==> flow/design.v <==
module interpolation (
    input           clk,
    input           RST,
    input           START,
    input   [5:0]   H0,
    input   [5:0]   V0,
    input   [3:0]   SW,
    input   [3:0]   SH,
    output          REN,
    input   [7:0]   R_DATA,
    output  [11:0]  ADDR,
    output  [7:0]   O_DATA,
    output          O_VALID
);
reg [5:0] reg_H0, reg_H0_next;
reg [5:0] reg_V0, reg_V0_next;
reg [3:0] reg_SW, reg_SW_next;
reg [3:0] reg_SH, reg_SH_next;
reg [11:0] reg_ADDR, reg_ADDR_next;
reg        output_valid, output_valid_next;  
reg        done, done_next;  
assign ADDR = reg_ADDR;
assign REN = 1'b0;
assign O_VALID = output_valid;
reg [9:0] width_sum, width_sum_next;
reg [9:0] height_sum, height_sum_next;
wire [5:0] X_lower, X_upper, Y_lower, Y_upper;
reg [5:0] last_y_row, last_y_row_next;  
reg x_divide, y_divide, x_divide_next, y_divide_next;
assign X_lower = width_sum[9:4];
assign X_upper = x_divide_next ? width_sum[9:4] : width_sum[9:4] + 1;
assign Y_lower = height_sum[9:4];
assign Y_upper = y_divide_next ? height_sum[9:4] : height_sum[9:4] + 1;
wire [5:0] next_X_lower, next_X_upper, next_Y_lower, next_Y_upper;
assign next_X_lower = width_sum_next[9:4];
assign next_X_upper = (width_sum_next[3:0] == 0) ? width_sum_next[9:4] : width_sum_next[9:4] + 1;
assign next_Y_lower = height_sum_next[9:4];
assign next_Y_upper = (height_sum_next[3:0] == 0) ? height_sum_next[9:4] : height_sum_next[9:4] + 1;
reg [3:0] x_ratio, x_ratio_next;  
reg [3:0] y_ratio, y_ratio_next;  
wire [7:0] left_margin, right_margin;
reg [7:0] data_y_lower [0:1];
reg [7:0] data_y_lower_next [0:1];
reg [7:0] data_y_upper [0:1];
reg [7:0] data_y_upper_next [0:1];
reg [4:0] count_cycle, count_cycle_next;
reg [1:0] pre_pre_state, pre_state, state, state_next;
wire pre_pre_state_is_11, pre_pre_state_is_10, pre_pre_state_is_01, pre_pre_state_is_00;
assign pre_pre_state_is_11 = pre_pre_state[1] & pre_pre_state[1];
assign pre_pre_state_is_00 = ~pre_pre_state[1] & ~pre_pre_state[0];
wire [5:0] x_ADDR, y_ADDR;
assign x_ADDR = state[1] ? X_upper : X_lower;
assign y_ADDR = state[0] ? Y_upper : Y_lower;
    Cal_Interpolation cal_inter_left (
        .DATA_1(data_y_lower[0]),
        .DATA_2(data_y_upper[0]),
        .ratio(y_ratio),
        .Out_DATA(left_margin)
    );
    Cal_Interpolation cal_inter_right (
        .DATA_1(data_y_lower[1]),
        .DATA_2(data_y_upper[1]),
        .ratio(y_ratio),
        .Out_DATA(right_margin)
    );
    Cal_Interpolation cal_inter (
        .DATA_1(left_margin),
        .DATA_2(right_margin),
        .ratio(x_ratio),
        .Out_DATA(O_DATA)
    );
always @(*)begin
    count_cycle_next = count_cycle;
    case(state)
        2'b00: begin
            if(y_divide_next | x_divide_next) begin
                state_next = 2'b11;
            end
            else begin
                state_next = 2'b01;
            end
        end
        2'b01: begin
            state_next = 2'b10;
        end
        2'b10: begin
            state_next = 2'b11;
        end
        2'b11: begin
            count_cycle_next = (count_cycle == 5'd16) ? 0 : count_cycle + 1;
            if(X_lower == next_X_lower && Y_upper == next_Y_upper) begin
                state_next = (X_upper == next_X_upper) ? 2'b11 : 2'b01;
            end
            else if(X_upper == next_X_lower) begin
                state_next = 2'b10;
            end
            else begin
                state_next = 2'b00;
            end
        end
    endcase
end
always @(*)begin
    reg_ADDR_next[5:0] = x_ADDR + reg_H0;
    reg_ADDR_next[11:6] = y_ADDR + reg_V0;
    output_valid_next = pre_state[1] & pre_state[0];
end
always @(*)begin
    case(pre_state)
        2'b00: begin
            data_y_lower_next[0] = R_DATA;
            data_y_lower_next[1] = x_divide ? R_DATA : data_y_lower[1];
            data_y_upper_next[0] = y_divide ? R_DATA : data_y_upper[0];
            data_y_upper_next[1] = data_y_upper[1];
        end
        2'b01: begin
            data_y_upper_next[0] = R_DATA;
            data_y_lower_next[0] = data_y_lower[0];
            data_y_lower_next[1] = data_y_lower[1];
            data_y_upper_next[1] = data_y_upper[1];
        end
        2'b10: begin
            data_y_lower_next[1] = R_DATA;
            data_y_lower_next[0] = pre_pre_state_is_11 ? data_y_lower[1] : data_y_lower[0];  
            data_y_upper_next[0] = pre_pre_state_is_11 ? data_y_upper[1] : data_y_upper[0];
            data_y_upper_next[1] = data_y_upper[1];
        end
        2'b11: begin
            data_y_upper_next[1] = R_DATA;
            data_y_lower_next[1] = y_divide ? R_DATA : data_y_lower[1];
            data_y_upper_next[0] = x_divide ? R_DATA : data_y_upper[0];
            data_y_lower_next[0] = y_divide ? data_y_upper[0] :
                                    x_divide ? data_y_lower[1] : data_y_lower[0];
        end
    endcase
end
always @(*)begin
    if(START) begin
        reg_H0_next = H0;
        reg_V0_next = V0;
        reg_SW_next = SW - 1;
        reg_SH_next = SH - 1;
    end
    else begin
        reg_H0_next = reg_H0;
        reg_V0_next = reg_V0;
        reg_SW_next = reg_SW;
        reg_SH_next = reg_SH;
    end
end
always @(*)begin
    if(state == 2'b11) begin
        if(count_cycle == 5'd16) begin
            width_sum_next = 0;
            height_sum_next = height_sum + reg_SH;
        end
        else begin
            width_sum_next = width_sum + reg_SW;
            height_sum_next = height_sum;
        end
    end
    else begin
        width_sum_next = width_sum;
        height_sum_next = height_sum;
    end
    x_divide_next = (width_sum[3:0] == 0);
    y_divide_next = (height_sum[3:0] == 0);
    x_ratio_next = width_sum[3:0];
    y_ratio_next = height_sum[3:0];
    if(height_sum[9:4] == reg_V0_next) begin
        done_next = 0;
    end
    else begin
        done_next = 1;
    end
end
always @(negedge clk) begin
    reg_ADDR <= reg_ADDR_next;
    data_y_lower[0] <= data_y_lower_next[0];
    data_y_lower[1] <= data_y_lower_next[1];
    data_y_upper[0] <= data_y_upper_next[0];
    data_y_upper[1] <= data_y_upper_next[1];
    output_valid <= output_valid_next;
end
always @(posedge clk) begin
    if(RST | START) begin
        width_sum <= 0;
        height_sum <= 0;
        state <= 2'b00;
        pre_state <= 2'b00;
        pre_pre_state <= 2'b00;
        x_divide <= 0;
        y_divide <= 0;
        x_ratio <= 0;
        y_ratio <= 0;
        done <= 1;
        count_cycle <= 0;
    end
    else begin
        width_sum <= width_sum_next;
        height_sum <= height_sum_next;
        state <= state_next;
        pre_state <= state;
        pre_pre_state <= pre_state;
        x_divide <= x_divide_next;
        y_divide <= y_divide_next;
        x_ratio <= x_ratio_next;
        y_ratio <= y_ratio_next;
        done <= done_next;
        count_cycle <= count_cycle_next;
    end
    reg_H0 <= reg_H0_next;
    reg_V0 <= reg_V0_next;
    reg_SW <= reg_SW_next;
    reg_SH <= reg_SH_next;
end
endmodule
module Cal_Interpolation (
    input   [7:0]   DATA_1,
    input   [7:0]   DATA_2,
    input   [3:0]   ratio,
    output  [7:0]   Out_DATA
);
    reg [3:0] flip_ratio;
    wire [7:0] d1_3, d1_2, d1_1, d1_0, d2_3, d2_2, d2_1, d2_0;
    wire [11:0] output_inter;
    assign d1_3 = {8{flip_ratio[3]}} & DATA_1;
    assign d1_2 = {8{flip_ratio[2]}} & DATA_1;
    assign d1_1 = {8{flip_ratio[1]}} & DATA_1;
    assign d1_0 = {8{flip_ratio[0]}} & DATA_1;
    assign d2_3 = {8{ratio[3]}} & DATA_2;
    assign d2_2 = {8{ratio[2]}} & DATA_2;
    assign d2_1 = {8{ratio[1]}} & DATA_2;
    assign d2_0 = {8{ratio[0]}} & DATA_2;
    assign output_inter = {d1_3, 3'b000} + {d1_2, 2'b00} + {d1_1, 1'b0} + d1_0 
                        + {d2_3, 3'b000} + {d2_2, 2'b00} + {d2_1, 1'b0} + d2_0 ;
    assign Out_DATA = (ratio == 4'b0000) ? DATA_1 : output_inter[11:4];
    always @(*)begin
        flip_ratio = ~ratio[3:0] + 1;
    end
endmodule
Subject: tool reports on interpolation

Hi,

* From RTL to reports: interpolation
Each step is given for the RTL above and for the edited RTL. Lines under "unedited" count in the file above, lines under "edited" in the edited file. "difference": "edited" minus "unedited" as printed here. "rel. change": 100 x difference / "unedited". Operators carry their Yosys type and port widths (W data, S select, Z words). Library cell names are shortened. Not given: -
Set-up: top interpolation, clock clk, cell library sky130hd, library corner tt_025C_1v80

* The edit
Unified diff, file above to edited file. The edited RTL no longer does the same as the RTL above: the edit was made by script, with no optimisation intended.
begin of diff
@@ -181,6 +181,6 @@
     data_y_upper[0] <= data_y_upper_next[0];
     data_y_upper[1] <= data_y_upper_next[1];
-    output_valid <= output_valid_next;
-end
+end
+always @(*) output_valid = output_valid_next;
 always @(posedge clk) begin
     if(RST | START) begin
end of diff

* After elaboration
Counts by Yosys on the flattened word-level netlist (proc, flatten, opt, wreduce). Print and check cells are left out. Cells with the same type and inputs are merged into one.
Storage and ports:
- output and inout bits | unedited 22, edited 22, difference 0, rel. change 0.00%
- cells after elaboration | unedited 145, edited 144, difference -1, rel. change -0.69%
- register bits after elaboration | unedited 106, edited 105, difference -1, rel. change -0.94%
- input bits | unedited 31, edited 31, difference 0, rel. change 0.00%
Cells by class:
- bitwise logic cells | unedited 30, edited 30, difference 0, rel. change 0.00%
- add/sub/neg operators | unedited 34, edited 34, difference 0, rel. change 0.00%
- muxes and demuxes | unedited 30, edited 30, difference 0, rel. change 0.00%
- eq/ne operators | unedited 17, edited 17, difference 0, rel. change 0.00%
- reduce/logical cells | unedited 14, edited 14, difference 0, rel. change 0.00%
Operator list:
- $and A8 B8 Y8 | unedited 24, edited 24, difference 0, rel. change 0.00%
- $mux W8 | unedited 10, edited 10, difference 0, rel. change 0.00%
- $add A12 B8 Y12 | unedited 6, edited 6, difference 0, rel. change 0.00%
- $add A12 B9 Y12 | unedited 6, edited 6, difference 0, rel. change 0.00%
- $logic_not A4 Y1 | unedited 6, edited 6, difference 0, rel. change 0.00%
- $mux W6 | unedited 6, edited 6, difference 0, rel. change 0.00%
- $ne A2 B2 Y1 const B | unedited 5, edited 5, difference 0, rel. change 0.00%
- $add A6 B1 Y6 const B | unedited 4, edited 4, difference 0, rel. change 0.00%
- $eq A2 B2 Y1 const B | unedited 4, edited 4, difference 0, rel. change 0.00%
- $eq A6 B6 Y1 | unedited 4, edited 4, difference 0, rel. change 0.00%
- $mux W10 | unedited 4, edited 4, difference 0, rel. change 0.00%
- $mux W2 | unedited 4, edited 4, difference 0, rel. change 0.00%
- $add A11 B10 Y12 | unedited 3, edited 3, difference 0, rel. change 0.00%
- $add A12 B10 Y12 | unedited 3, edited 3, difference 0, rel. change 0.00%
- $add A12 B11 Y12 | unedited 3, edited 3, difference 0, rel. change 0.00%
- $reduce_and A3 Y1 | unedited 3, edited 3, difference 0, rel. change 0.00%
- $add A10 B4 Y10 | unedited 2, edited 2, difference 0, rel. change 0.00%
- $add A4 B1 Y4 const B | unedited 2, edited 2, difference 0, rel. change 0.00%
- $add A6 B6 Y6 | unedited 2, edited 2, difference 0, rel. change 0.00%
- $eq A2 B1 Y1 const B | unedited 2, edited 2, difference 0, rel. change 0.00%
- $logic_not A2 Y1 | unedited 2, edited 2, difference 0, rel. change 0.00%
- $mux W5 | unedited 2, edited 2, difference 0, rel. change 0.00%
- $not A4 Y4 | unedited 2, edited 2, difference 0, rel. change 0.00%
- $or A1 B1 Y1 | unedited 2, edited 2, difference 0, rel. change 0.00%
- $pmux W8 S3 | unedited 2, edited 2, difference 0, rel. change 0.00%
- $reduce_or A3 Y1 | unedited 2, edited 2, difference 0, rel. change 0.00%
- $sub A4 B1 Y4 const B | unedited 2, edited 2, difference 0, rel. change 0.00%
- $add A5 B1 Y5 const B | unedited 1, edited 1, difference 0, rel. change 0.00%
The list need not be complete.

* Depth
Yosys ltp: most cells in a row. Word level: on the elaborated netlist, between registers, memories and ports. Mapped: between sequential cells and ports; inverters and the memories' decode and read muxes count.
Logic depth:
- word-level depth | unedited 20, edited 20, difference 0, rel. change 0.00%
- ABC_AREA | unedited 0, edited 0
- gate-level depth with buffers | unedited 40, edited 40, difference 0, rel. change 0.00%
- depth with buffers taken out | unedited 38, edited 38, difference 0, rel. change 0.00%

* After synthesis
Yosys stat after the flow's synthesis: flattened, memories mapped to cells. It holds for the ABC_AREA given above (unset counts as 0); a run with the other value may have another netlist.
Synthesis totals:
- cell count | unedited 1133, edited 1132, difference -1, rel. change -0.09%
- mapped area (µm²) | unedited 10591.4, edited 10571.4, difference -20.0, rel. change -0.19%
- flip-flops | unedited 105, edited 104, difference -1, rel. change -0.95%
- buffers | unedited 43, edited 43, difference 0, rel. change 0.00%
- sequential area (µm²) | unedited 2622.5, edited 2602.5, difference -20.0, rel. change -0.76%
Cells by type:
- dfxtp_1 | unedited 53, edited 52, difference -1, rel. change -1.89%
- clkbuf_1 | unedited 36, edited 35, difference -1, rel. change -2.78%
- buf_1 | unedited 0, edited 1, difference +1
- inv_1 | unedited 162, edited 162, difference 0, rel. change 0.00%
- fa_1 | unedited 133, edited 133, difference 0, rel. change 0.00%
- nor2_1 | unedited 108, edited 108, difference 0, rel. change 0.00%
- and2_1 | unedited 97, edited 97, difference 0, rel. change 0.00%
- nand2_1 | unedited 86, edited 86, difference 0, rel. change 0.00%
- a21oi_1 | unedited 61, edited 61, difference 0, rel. change 0.00%
- ha_1 | unedited 61, edited 61, difference 0, rel. change 0.00%
- edfxtp_1 | unedited 52, edited 52, difference 0, rel. change 0.00%
- xnor2_1 | unedited 47, edited 47, difference 0, rel. change 0.00%
- xor2_1 | unedited 31, edited 31, difference 0, rel. change 0.00%
- nand3_1 | unedited 22, edited 22, difference 0, rel. change 0.00%
- o21ai_0 | unedited 19, edited 19, difference 0, rel. change 0.00%
- mux2i_1 | unedited 17, edited 17, difference 0, rel. change 0.00%
- nor3_1 | unedited 14, edited 14, difference 0, rel. change 0.00%
- o21bai_1 | unedited 13, edited 13, difference 0, rel. change 0.00%
The list need not be complete. By module: a second synthesis without flattening, with its own total; a netlist apart from the flattened one above.
Unflattened totals:
- cell total of the unflattened synthesis | unedited 1157, edited 1162, difference +5, rel. change +0.43%
- area (unflattened synthesis) (µm²) | unedited 10930.5, edited 10854.2, difference -76.3, rel. change -0.70%
Each row is one instance without its submodules.
By module, unedited:
- Cal_Interpolation | seq. area 0.0 µm², times used 3, cells 216, area 1845.5 µm²
- interpolation | seq. area 2622.5 µm², times used 1, cells 509, area 5393.9 µm²
By module, edited:
- Cal_Interpolation | seq. area 0.0 µm², times used 3, cells 216, area 1845.5 µm²
- interpolation | seq. area 2602.5 µm², times used 1, cells 514, area 5317.6 µm²

* Layout results
Runs of the flow (Yosys, OpenROAD) on both versions; the two runs of a pair have the same settings. The constraints put input and output delay at 20% of the set period each and load the outputs with 0.01 pF.
Settings, pair 1: CORE_UTILIZATION 40, period_ns 31.5, CAP_MARGIN 20, CORE_MARGIN 2, SLEW_MARGIN 20
Results, pair 1:
- die area (µm²) | unedited 27795.6, edited 27745.6, difference -50.0, rel. change -0.18%
- cell area after synthesis (µm²) | unedited 10591.4, edited 10571.4, difference -20.0, rel. change -0.19%
- standard-cell area after layout (µm²) | unedited 11946.5, edited 11888.9, difference -57.6, rel. change -0.48%
- setup TNS (ns) | unedited 0.000, edited 0.000, difference 0.000
- total power after layout (W) | unedited 0.0003321, edited 0.0003187, difference -0.0000134, rel. change -4.03%
- worst setup slack after layout (ns) | unedited 0.576, edited 0.578, difference +0.002
- final utilization (%) | unedited 45.8, edited 45.8, difference 0.0
- worst hold slack (ns) | unedited 0.503, edited 0.507, difference +0.004
Settings, pair 2: CAP_MARGIN 20, CELL_PAD_IN_SITES_GLOBAL_PLACEMENT 2, CORE_MARGIN 6, CORE_UTILIZATION 42, GPL_ROUTABILITY_DRIVEN 0, MAX_ROUTING_LAYER met4, MIN_ROUTING_LAYER met1, PLACE_DENSITY_LB_ADDON 0.19, SETUP_SLACK_MARGIN 1.82, SLEW_MARGIN 35, period_ns 54.4
Results, pair 2:
- die area (µm²) | unedited 29172.6, edited 29121.4, difference -51.2, rel. change -0.18%
- cell area after synthesis (µm²) | unedited 10591.4, edited 10571.4, difference -20.0, rel. change -0.19%
- standard-cell area after layout (µm²) | unedited 11898.9, edited 11880.1, difference -18.8, rel. change -0.16%
- setup TNS (ns) | unedited 0.000, edited 0.000, difference 0.000
- total power after layout (W) | unedited 0.0001957, edited 0.0001972, difference +0.0000015, rel. change +0.77%
- worst setup slack after layout (ns) | unedited 6.852, edited 6.832, difference -0.020
- final utilization (%) | unedited 48.5, edited 48.6, difference +0.1
- worst hold slack (ns) | unedited 0.496, edited 0.501, difference +0.005
"total power after layout": no workload was simulated; the value follows from the tool's default switching activity.

Regards
